==> flow/design.v <==
`timescale 1ns/10ps
module  SOBEL(clk,reset,busy,ready,iaddr,idata,cdata_rd,cdata_wr,caddr_rd,caddr_wr,cwr,crd,csel	);
	input clk,reset;
	input ready;
	input [7:0] idata;
	input [7:0] cdata_rd;
	output reg busy;
	output reg [16:0] iaddr;
	output reg [7:0] cdata_wr;
	output [15:0] caddr_rd;
	output reg [15:0] caddr_wr;
	output reg cwr;
	output crd;
	output reg [1:0] csel;
	assign caddr_rd = 16'd0;
	assign crd = 1'b0;
	localparam IDLE = 2'd0, READ = 2'd1, WRITE = 2'd2, DONE = 2'd3;
	reg [1:0] state;
	reg [3:0] count;
	reg [16:0] count_iaddr;    
	reg [16:0] w_count;        
	reg [71:0] pixel_value;    
	reg [7:0] sobel_x;
	wire [71:0] win = {idata, pixel_value[63:0]};
	wire [7:0] p0 = win[7:0],   p1 = win[15:8],  p2 = win[23:16];
	wire [7:0] p3 = win[31:24], p5 = win[47:40];
	wire [7:0] p6 = win[55:48], p7 = win[63:56], p8 = win[71:64];
	wire signed [11:0] gx = $signed({4'b0, p0}) + $signed({3'b0, p3, 1'b0}) + $signed({4'b0, p6})
	                      - $signed({3'b0, p5, 1'b0}) - $signed({4'b0, p2}) - $signed({4'b0, p8});
	wire signed [11:0] gy_r = $signed({4'b0, pixel_value[7:0]}) + $signed({3'b0, pixel_value[15:8], 1'b0}) + $signed({4'b0, pixel_value[23:16]})
	                        - $signed({3'b0, pixel_value[63:56], 1'b0}) - $signed({4'b0, pixel_value[55:48]}) - $signed({4'b0, pixel_value[71:64]});
	function [7:0] clamp(input signed [11:0] v);
		if (v > 255) clamp = 8'd255;
		else if (v < 0) clamp = 8'd0;
		else clamp = v[7:0];
	endfunction
	wire [8:0] temp_combine = sobel_x + cdata_wr + 9'd1;
	always @(posedge clk)
	begin
		if (reset) begin
			state <= IDLE;
			busy <= 1'b0;
			cwr <= 1'b0;
			csel <= 2'b00;
			count <= 4'd0;
			iaddr <= 17'd0;
			count_iaddr <= 17'd0;
			w_count <= 17'd0;
			caddr_wr <= 16'd0;
			cdata_wr <= 8'd0;
		end
		else begin
			case (state)
			IDLE: begin
				if (ready) begin
					busy <= 1'b1;
					state <= READ;
					count <= 4'd0;
					count_iaddr <= 17'd0;
					iaddr <= 17'd0;
					w_count <= 17'd0;
				end
			end
			READ: begin
				pixel_value[count*8 +: 8] <= idata;
				if (count == 4'd8) begin
					cwr <= 1'b1;
					csel <= 2'b01;
					cdata_wr <= clamp(gx);
					sobel_x <= clamp(gx);
					caddr_wr <= w_count[15:0];
					state <= WRITE;
				end
				else begin
					if (count == 4'd2 || count == 4'd5)
						iaddr <= iaddr + 17'd256;
					else
						iaddr <= iaddr + 17'd1;
					count <= count + 4'd1;
				end
			end
			WRITE: begin
				if (csel == 2'b01) begin
					csel <= 2'b10;
					cdata_wr <= clamp(gy_r);
				end
				else if (csel == 2'b10) begin
					csel <= 2'b11;
					cdata_wr <= temp_combine[8:1];
				end
				else begin
					cwr <= 1'b0;
					csel <= 2'b00;
					count <= 4'd0;
					w_count <= w_count + 17'd1;
					if (w_count == 17'd65535) begin
						busy <= 1'b0;
						state <= DONE;
					end
					else begin
						state <= READ;
						if (count_iaddr % 258 == 255) begin
							count_iaddr <= count_iaddr + 17'd3;
							iaddr <= count_iaddr + 17'd3;
						end
						else begin
							count_iaddr <= count_iaddr + 17'd1;
							iaddr <= count_iaddr + 17'd1;
						end
					end
				end
			end
			default: ;
			endcase
		end
	end
endmodule
-- Reports on SOBEL
Module SOBEL before and after one edit of its RTL, step after step.
"unedited" refers to lines of the RTL above, "edited" to lines of the edited file.
"change" is "edited" less "unedited", of the values as shown.
Cell names lack the library's common part.
The mark n/a stands for no value.
- design top: SOBEL
- clock port: clk
- cell library: sky130hd
- library corner: tt_025C_1v80

-- Diff
Unified diff, file above to edited file.
A script made this edit. It was not meant as an optimisation and need not keep what the design does.
begin of diff
@@ -6,5 +6,5 @@
 	input [7:0] cdata_rd;
 	output reg busy;
-	output reg [16:0] iaddr;
+	output reg [12:0] iaddr;
 	output reg [7:0] cdata_wr;
 	output [15:0] caddr_rd;
end of diff

-- Word level
Source: Yosys, flattened and elaborated, memories not mapped. Widths are those after wreduce. Registers that Yosys merges into a memory's read port (data or address) are not register bits. Print and check cells do not count. Equal cells are merged and count once.
- cells by class (item ; unedited ; edited ; change):
    add/sub/neg operators ; 19 ; 19 ; 0
    divide/modulo/power cells ; 1 ; 1 ; 0
    $lt $le $gt $ge ; 4 ; 4 ; 0
    eq/ne operators ; 17 ; 17 ; 0
    shift-type cells ; 2 ; 2 ; 0
    muxes and demuxes ; 44 ; 49 ; +5
    bitwise logic cells ; 4 ; 4 ; 0
    reduce/logical cells ; 17 ; 17 ; 0
- operators with widths (cell ; unedited ; edited ; change):
    13-bit 2-to-1 mux ; 0 ; 7 ; +7
    17-bit 2-to-1 mux ; 9 ; 7 ; -2
    17-bit by 1-bit adder with 17-bit output with constant B ; 3 ; 2 ; -1
    17-bit by 9-bit adder with 17-bit output with constant B ; 1 ; 0 ; -1
    17-bit case mux with 3-bit select ; 1 ; 0 ; -1
    13-bit by 1-bit adder with 13-bit output with constant B ; 0 ; 1 ; +1
    13-bit by 9-bit adder with 13-bit output with constant B ; 0 ; 1 ; +1
    13-bit case mux with 3-bit select ; 0 ; 1 ; +1
    2-bit 2-to-1 mux ; 8 ; 8 ; 0
    1-bit 2-to-1 mux ; 7 ; 7 ; 0
    8-bit 2-to-1 mux ; 7 ; 7 ; 0
    2-bit != test with constant B ; 7 ; 7 ; 0
    4-bit 2-to-1 mux ; 4 ; 4 ; 0
    5-bit AND reduction ; 4 ; 4 ; 0
    12-bit by 9-bit subtractor with 12-bit output ; 4 ; 4 ; 0
    2-bit AND reduction ; 3 ; 3 ; 0
    10-bit by 8-bit adder with 11-bit output ; 2 ; 2 ; 0
    8-bit by 9-bit adder with 10-bit output ; 2 ; 2 ; 0
    2-bit by 1-bit == test with 1-bit output with constant B ; 2 ; 2 ; 0
    2-bit == test with constant B ; 2 ; 2 ; 0
    12-bit by 9-bit greater-than comparator with 1-bit output with constant B ; 2 ; 2 ; 0
    12-bit by 1-bit less-than comparator with 1-bit output with constant B ; 2 ; 2 ; 0
    1-bit case mux with 2-bit select ; 2 ; 2 ; 0
    17-bit case mux with 2-bit select ; 2 ; 2 ; 0
    3-bit AND reduction ; 2 ; 2 ; 0
    4-bit AND reduction ; 2 ; 2 ; 0
    2-bit nonzero test ; 2 ; 2 ; 0
    11-bit by 9-bit subtractor with 12-bit output ; 2 ; 2 ; 0
Not every row of either side is listed.
- storage and ports (item ; unedited ; edited ; change):
    register bits after elaboration ; 165 ; 161 ; -4
    input port bits ; 19 ; 19 ; 0
    output and inout bits ; 62 ; 58 ; -4
    word-level cells ; 120 ; 125 ; +5

-- Logic depth
Yosys ltp: most cells in a row. Word level: on the elaborated netlist, between registers, memories and ports. Mapped: between sequential cells and ports; inverters and the memories' decode and read muxes count.
- logic depth (item ; unedited ; edited ; change):
    word-level depth ; 10 ; 10 ; 0
    ABC_AREA ; 0 ; 0 ; n/a
    mapped depth ; 42 ; 33 ; -9
    mapped depth without buffers ; 37 ; 29 ; -8

-- Netlist
Yosys stat after the flow's synthesis: flattened, memories mapped to cells. It holds for the ABC_AREA given above (unset counts as 0); a run with the other value may have another netlist.
- cells by type (cell ; unedited ; edited ; change):
    nor2_1 ; 153 ; 118 ; -35
    nand2_1 ; 147 ; 176 ; +29
    nand3_1 ; 32 ; 48 ; +16
    o21ai_0 ; 67 ; 82 ; +15
    and3_1 ; 12 ; 24 ; +12
    nand2b_1 ; 17 ; 8 ; -9
    o31ai_1 ; 11 ; 20 ; +9
    a22oi_1 ; 10 ; 1 ; -9
    clkbuf_1 ; 44 ; 51 ; +7
    xnor2_1 ; 38 ; 31 ; -7
    nor3_1 ; 38 ; 32 ; -6
    or2_2 ; 10 ; 4 ; -6
    o21a_1 ; 5 ; 11 ; +6
    nor3b_1 ; 2 ; 8 ; +6
    nand4_1 ; 13 ; 18 ; +5
    and2_1 ; 9 ; 4 ; -5
    a311oi_1 ; 5 ; 0 ; -5
    o311ai_0 ; 0 ; 5 ; +5
Not every row of either side is listed.
- mapped netlist (item ; unedited ; edited ; change):
    mapped cells ; 1416 ; 1453 ; +37
    chip area (Yosys) (um^2) ; 12320.6 ; 12635.9 ; +315.3
    area of sequential cells (um^2) ; 3883.7 ; 3803.6 ; -80.1
    mapped flip-flops ; 158 ; 154 ; -4
    buffers ; 78 ; 80 ; +2

-- Path before layout
Path of least setup slack by OpenSTA after synthesis, without wires, with an ideal clock, recovery checks aside; 20% of the period is set as input and as output delay. Where synthesis merged equal registers, the netlist keeps one of their names.
- path post-synthesis (item ; unedited ; edited ; change):
    kind ; register to register ; register to register ; n/a
    start ; reg count_iaddr[9] ; reg count_iaddr[10] ; n/a
    end ; reg iaddr[14] ; reg count_iaddr[16] ; n/a
    clock period (ps) ; 9600 ; 9600 ; 0
    library setup time (ps) ; 71 ; 72 ; +1
    launch time at the first pin (ps) ; 0 ; 0 ; 0
    arrival time (ps) ; 8623 ; 7917 ; -706
    required time (ps) ; 9529 ; 9528 ; -1
    setup slack (ps) ; 907 ; 1611 ; +704
    path delay (ps) ; 8694 ; 7989 ; -705
    stages on the path ; 37 ; 32 ; -5
    path buffers ; 1 ; 2 ; +1
    synthesis period reached (ps) ; 8693 ; 7989 ; -704
"path delay" = arrival - input delay + setup time.
"stages on the path": output pins that drive a net of the path, with the launching flip-flop's if there is one; two outputs of one cell count as two.
"synthesis period reached" is the clock period less the worst setup slack; recovery checks do not enter. This is arithmetic on one report: input and output delays are still those of the set period (20% each).
Between the ends stands the longest chain of elaborated cells between them, by number of cells; it is not shown to be the way that was timed. Of several equally long chains one is given.
A line is the first line of the expression or statement that the cell stems from. Yosys adds cells for indexed reads and writes and turns some case tables into memories.
A register here has more assigning lines than the two given.
Between the ends, post-synthesis, unedited:
- path through: dfxtp_1 > or4b_1 > buf_2 > or4_4 > nand2_1 > or3_4 > o31ai_2 > a211o_1 > nor4_2 > o311ai_2 > nor3_1 > o2111ai_1 > a2111oi_2 > o21a_1 > mux2i_1 > nand3_1 > a21oi_2 > o2111a_1 > nand4_4 > and3_4 > nor2_1 > ha_1 > inv_1 > nand2_1 > mux2i_1 > a311oi_1 > o2111a_1 > nand4_1 > o21bai_1 > a2111o_1 > fa_1 > nor2_1 > nand3_1 > or3_1 > a21oi_1 > o21ai_0 > a21oi_1
- noted cells in the longest elaborated chain: 7
- elaborated cells between the ends (all ways): 9
- classes of those cells: add/sub (2); div (1); eq/ne (1); mux (5)
- RTL lines, path post-synthesis, unedited (item ; RTL line ; source):
    start, declared ; 20 ; reg [16:0] count_iaddr;
    start, assigned ; 103 ; count_iaddr <= count_iaddr + 17'd3;
    start, assigned ; 107 ; count_iaddr <= count_iaddr + 17'd1;
    17-bit by 9-bit modulo with 32-bit output ; 102 ; if (count_iaddr % 258 == 255) begin
    32-bit by 8-bit == test with 1-bit output ; 102 ;
    17-bit 2-to-1 mux ; 102 ;
    17-bit 2-to-1 mux ; 96 ; if (w_count == 17'd65535) begin
    17-bit 2-to-1 mux ; 87 ; else if (csel == 2'b10) begin
    17-bit 2-to-1 mux ; 83 ; if (csel == 2'b01) begin
    17-bit case mux with 3-bit select ; 53 ; case (state)
    end, assigned ; 76 ; iaddr <= iaddr + 17'd256;
    end, assigned ; 78 ; iaddr <= iaddr + 17'd1;
    end, declared ; 8 ; output reg [16:0] iaddr;
Between the ends, post-synthesis, edited:
- path through: dfxtp_1 > or4b_1 > buf_2 > or4_4 > a311oi_2 > o32ai_4 > clkinv_2 > a31oi_2 > or3_1 > o21ai_2 > o21ai_2 > a2111oi_1 > o211ai_2 > nor3_2 > mux2i_2 > nand2_1 > or3_1 > a211o_1 > or3_1 > buf_2 > a21oi_1 > nor2_1 > a31oi_1 > ha_1 > nor2_1 > a2bb2oi_1 > a211o_1 > o31a_4 > nor4_4 > mux2i_1 > or4_1 > a21oi_1
- noted cells in the longest elaborated chain: 7
- elaborated cells between the ends (all ways): 9
- classes of those cells: add/sub (2); div (1); eq/ne (1); mux (5)
- RTL lines, path post-synthesis, edited (item ; RTL line ; source):
    start, declared ; 20 ; reg [16:0] count_iaddr;
    start, assigned ; 103 ; count_iaddr <= count_iaddr + 17'd3;
    start, assigned ; 107 ; count_iaddr <= count_iaddr + 17'd1;
    17-bit by 9-bit modulo with 32-bit output ; 102 ; if (count_iaddr % 258 == 255) begin
    32-bit by 8-bit == test with 1-bit output ; 102 ;
    17-bit 2-to-1 mux ; 102 ;
    17-bit 2-to-1 mux ; 96 ; if (w_count == 17'd65535) begin
    17-bit 2-to-1 mux ; 87 ; else if (csel == 2'b10) begin
    17-bit 2-to-1 mux ; 83 ; if (csel == 2'b01) begin
    17-bit case mux with 2-bit select ; 53 ; case (state)
    end, assigned ; 103 ;
    end, assigned ; 107 ;
    end, declared ; 20 ;

-- Worst path after layout
Path of least setup slack in the final report of each run of set A (OpenROAD, finished layout, wires in). Where an end is a register, its clock arrival counts in the times.
The path's times are printed in steps of 10 ps; the period is the one set.
- path post-layout (item ; unedited ; edited ; change):
    kind ; register to register ; register to register ; n/a
    start ; reg count_iaddr[13] ; reg count_iaddr[16] ; n/a
    end ; reg iaddr[14] ; reg count_iaddr[16] ; n/a
    clock period (ps) ; 9300 ; 9300 ; 0
    library setup time (ps) ; 70 ; 70 ; 0
    launch time at the first pin (ps) ; 430 ; 430 ; 0
    arrival time (ps) ; 9250 ; 9070 ; -180
    required time (ps) ; 9660 ; 9660 ; 0
    setup slack (ps) ; 410 ; 590 ; +180
    stages on the path ; 38 ; 30 ; -8
    path buffers ; 5 ; 1 ; -4
Between the ends stands the longest chain of elaborated cells between them, by number of cells; it is not shown to be the way that was timed. Of several equally long chains one is given.
A register here has more assigning lines than the two given.
Between the ends, post-layout, unedited:
- path through: dfxtp_2 > or4_4 > nor4_4 > buf_4 > nor2_1 > or3_4 > a2111oi_4 > a211oi_4 > a211o_1 > o31a_1 > buf_4 > o211ai_1 > o211ai_1 > a2111oi_4 > o21a_1 > mux2i_4 > nand2b_4 > o21ba_2 > (+2 left out) > and3_4 > nor2_4 > ha_2 > buf_4 > buf_4 > a311oi_1 > o2111a_1 > nand4_1 > o21bai_2 > a2111o_1 > fa_2 > nor2_2 > buf_4 > nand3_2 > or3_1 > a21oi_2 > o21ai_0 > a21oi_1
- noted cells in the longest elaborated chain: 7
- elaborated cells between the ends (all ways): 9
- classes of those cells: add/sub (2); div (1); eq/ne (1); mux (5)
- RTL lines, path post-layout, unedited (item ; RTL line ; source):
    start, declared ; 20 ; reg [16:0] count_iaddr;
    start, assigned ; 103 ; count_iaddr <= count_iaddr + 17'd3;
    start, assigned ; 107 ; count_iaddr <= count_iaddr + 17'd1;
    17-bit by 9-bit modulo with 32-bit output ; 102 ; if (count_iaddr % 258 == 255) begin
    32-bit by 8-bit == test with 1-bit output ; 102 ;
    17-bit 2-to-1 mux ; 102 ;
    17-bit 2-to-1 mux ; 96 ; if (w_count == 17'd65535) begin
    17-bit 2-to-1 mux ; 87 ; else if (csel == 2'b10) begin
    17-bit 2-to-1 mux ; 83 ; if (csel == 2'b01) begin
    17-bit case mux with 3-bit select ; 53 ; case (state)
    end, assigned ; 76 ; iaddr <= iaddr + 17'd256;
    end, assigned ; 78 ; iaddr <= iaddr + 17'd1;
    end, declared ; 8 ; output reg [16:0] iaddr;
Between the ends, post-layout, edited:
- path through: dfxtp_1 > or4b_4 > o21ai_4 > a311oi_2 > o31ai_2 > nand3_1 > or2_1 > or3_1 > o211ai_2 > nand4_1 > a2111oi_2 > o211ai_2 > nor3_2 > mux2i_2 > nand2_1 > or3_1 > a211o_1 > or3_1 > a21oi_1 > nor2_1 > a31oi_1 > ha_1 > o311ai_0 > nand4b_1 > a21oi_1 > nor4_4 > mux2i_1 > buf_4 > or4_1 > a21oi_1
- noted cells in the longest elaborated chain: 7
- elaborated cells between the ends (all ways): 9
- classes of those cells: add/sub (2); div (1); eq/ne (1); mux (5)
- RTL lines, path post-layout, edited (item ; RTL line ; source):
    start, declared ; 20 ; reg [16:0] count_iaddr;
    start, assigned ; 103 ; count_iaddr <= count_iaddr + 17'd3;
    start, assigned ; 107 ; count_iaddr <= count_iaddr + 17'd1;
    17-bit by 9-bit modulo with 32-bit output ; 102 ; if (count_iaddr % 258 == 255) begin
    32-bit by 8-bit == test with 1-bit output ; 102 ;
    17-bit 2-to-1 mux ; 102 ;
    17-bit 2-to-1 mux ; 96 ; if (w_count == 17'd65535) begin
    17-bit 2-to-1 mux ; 87 ; else if (csel == 2'b10) begin
    17-bit 2-to-1 mux ; 83 ; if (csel == 2'b01) begin
    17-bit case mux with 2-bit select ; 53 ; case (state)
    end, assigned ; 103 ;
    end, assigned ; 107 ;
    end, declared ; 20 ;

-- Flow runs
Runs of the flow (Yosys, OpenROAD) on both versions; the two runs of a pair have the same settings. The constraints put input and output delay at 20% of the set period each and load the outputs with 0.01 pF.
Settings, set A:
- noted period_ns: 9.3
- CAP_MARGIN at 20
- noted CORE_MARGIN: 2
- CORE_UTILIZATION: 40
- SLEW_MARGIN at 20
- final reports, set A (item ; unedited ; edited ; change):
    mapped cell area after synthesis (um^2) ; 12320.6 ; 12635.9 ; +315.3
    area of the die (um^2) ; 32222.0 ; 33027.6 ; +805.6
    standard-cell area of the final layout (um^2) ; 14794.2 ; 14216.1 ; -578.1
    final design utilization (%) ; 48.6 ; 45.4 ; -3.2
    lowest setup slack (ps) ; 410 ; 590 ; +180
    total negative slack on setup checks (ps) ; 0 ; 0 ; 0
    worst hold slack after layout (ps) ; 462 ; 456 ; -6
    power (W) ; 0.001919 ; 0.00194 ; +0.000021
    period reached (ps) ; 8890 ; 8710 ; -180
Settings, set B:
- CELL_PAD_IN_SITES_DETAIL_PLACEMENT at 0
- CORE_UTILIZATION: 64
- CTS_CLUSTER_DIAMETER at 96
- MAX_ROUTING_LAYER: met4
- MIN_ROUTING_LAYER: met1
- PLACE_DENSITY at 0.8
- SETUP_SLACK_MARGIN: 0.77
- noted period_ns: 7.41
- CAP_MARGIN at 20
- noted CORE_MARGIN: 2
- SLEW_MARGIN at 20
- final reports, set B (item ; unedited ; edited ; change):
    mapped cell area after synthesis (um^2) ; 12320.6 ; 12635.9 ; +315.3
    area of the die (um^2) ; 20376.1 ; 20883.1 ; +507.0
    standard-cell area of the final layout (um^2) ; 15722.6 ; 16356.9 ; +634.3
    final design utilization (%) ; 83.8 ; 84.3 ; +0.5
    lowest setup slack (ps) ; -1260 ; -464 ; +796
    total negative slack on setup checks (ps) ; -36435 ; -10335 ; +26100
    worst hold slack after layout (ps) ; 454 ; 452 ; -2
    power (W) ; 0.002425 ; 0.002458 ; +0.000033
    period reached (ps) ; 8670 ; 7874 ; -796
"period reached": clock period set for the run, less the worst setup slack. It is reckoned from that one timing run; input and output delays stay at 20% of the period that was set.
"power" is the tool's figure for a default switching activity; nothing was simulated.
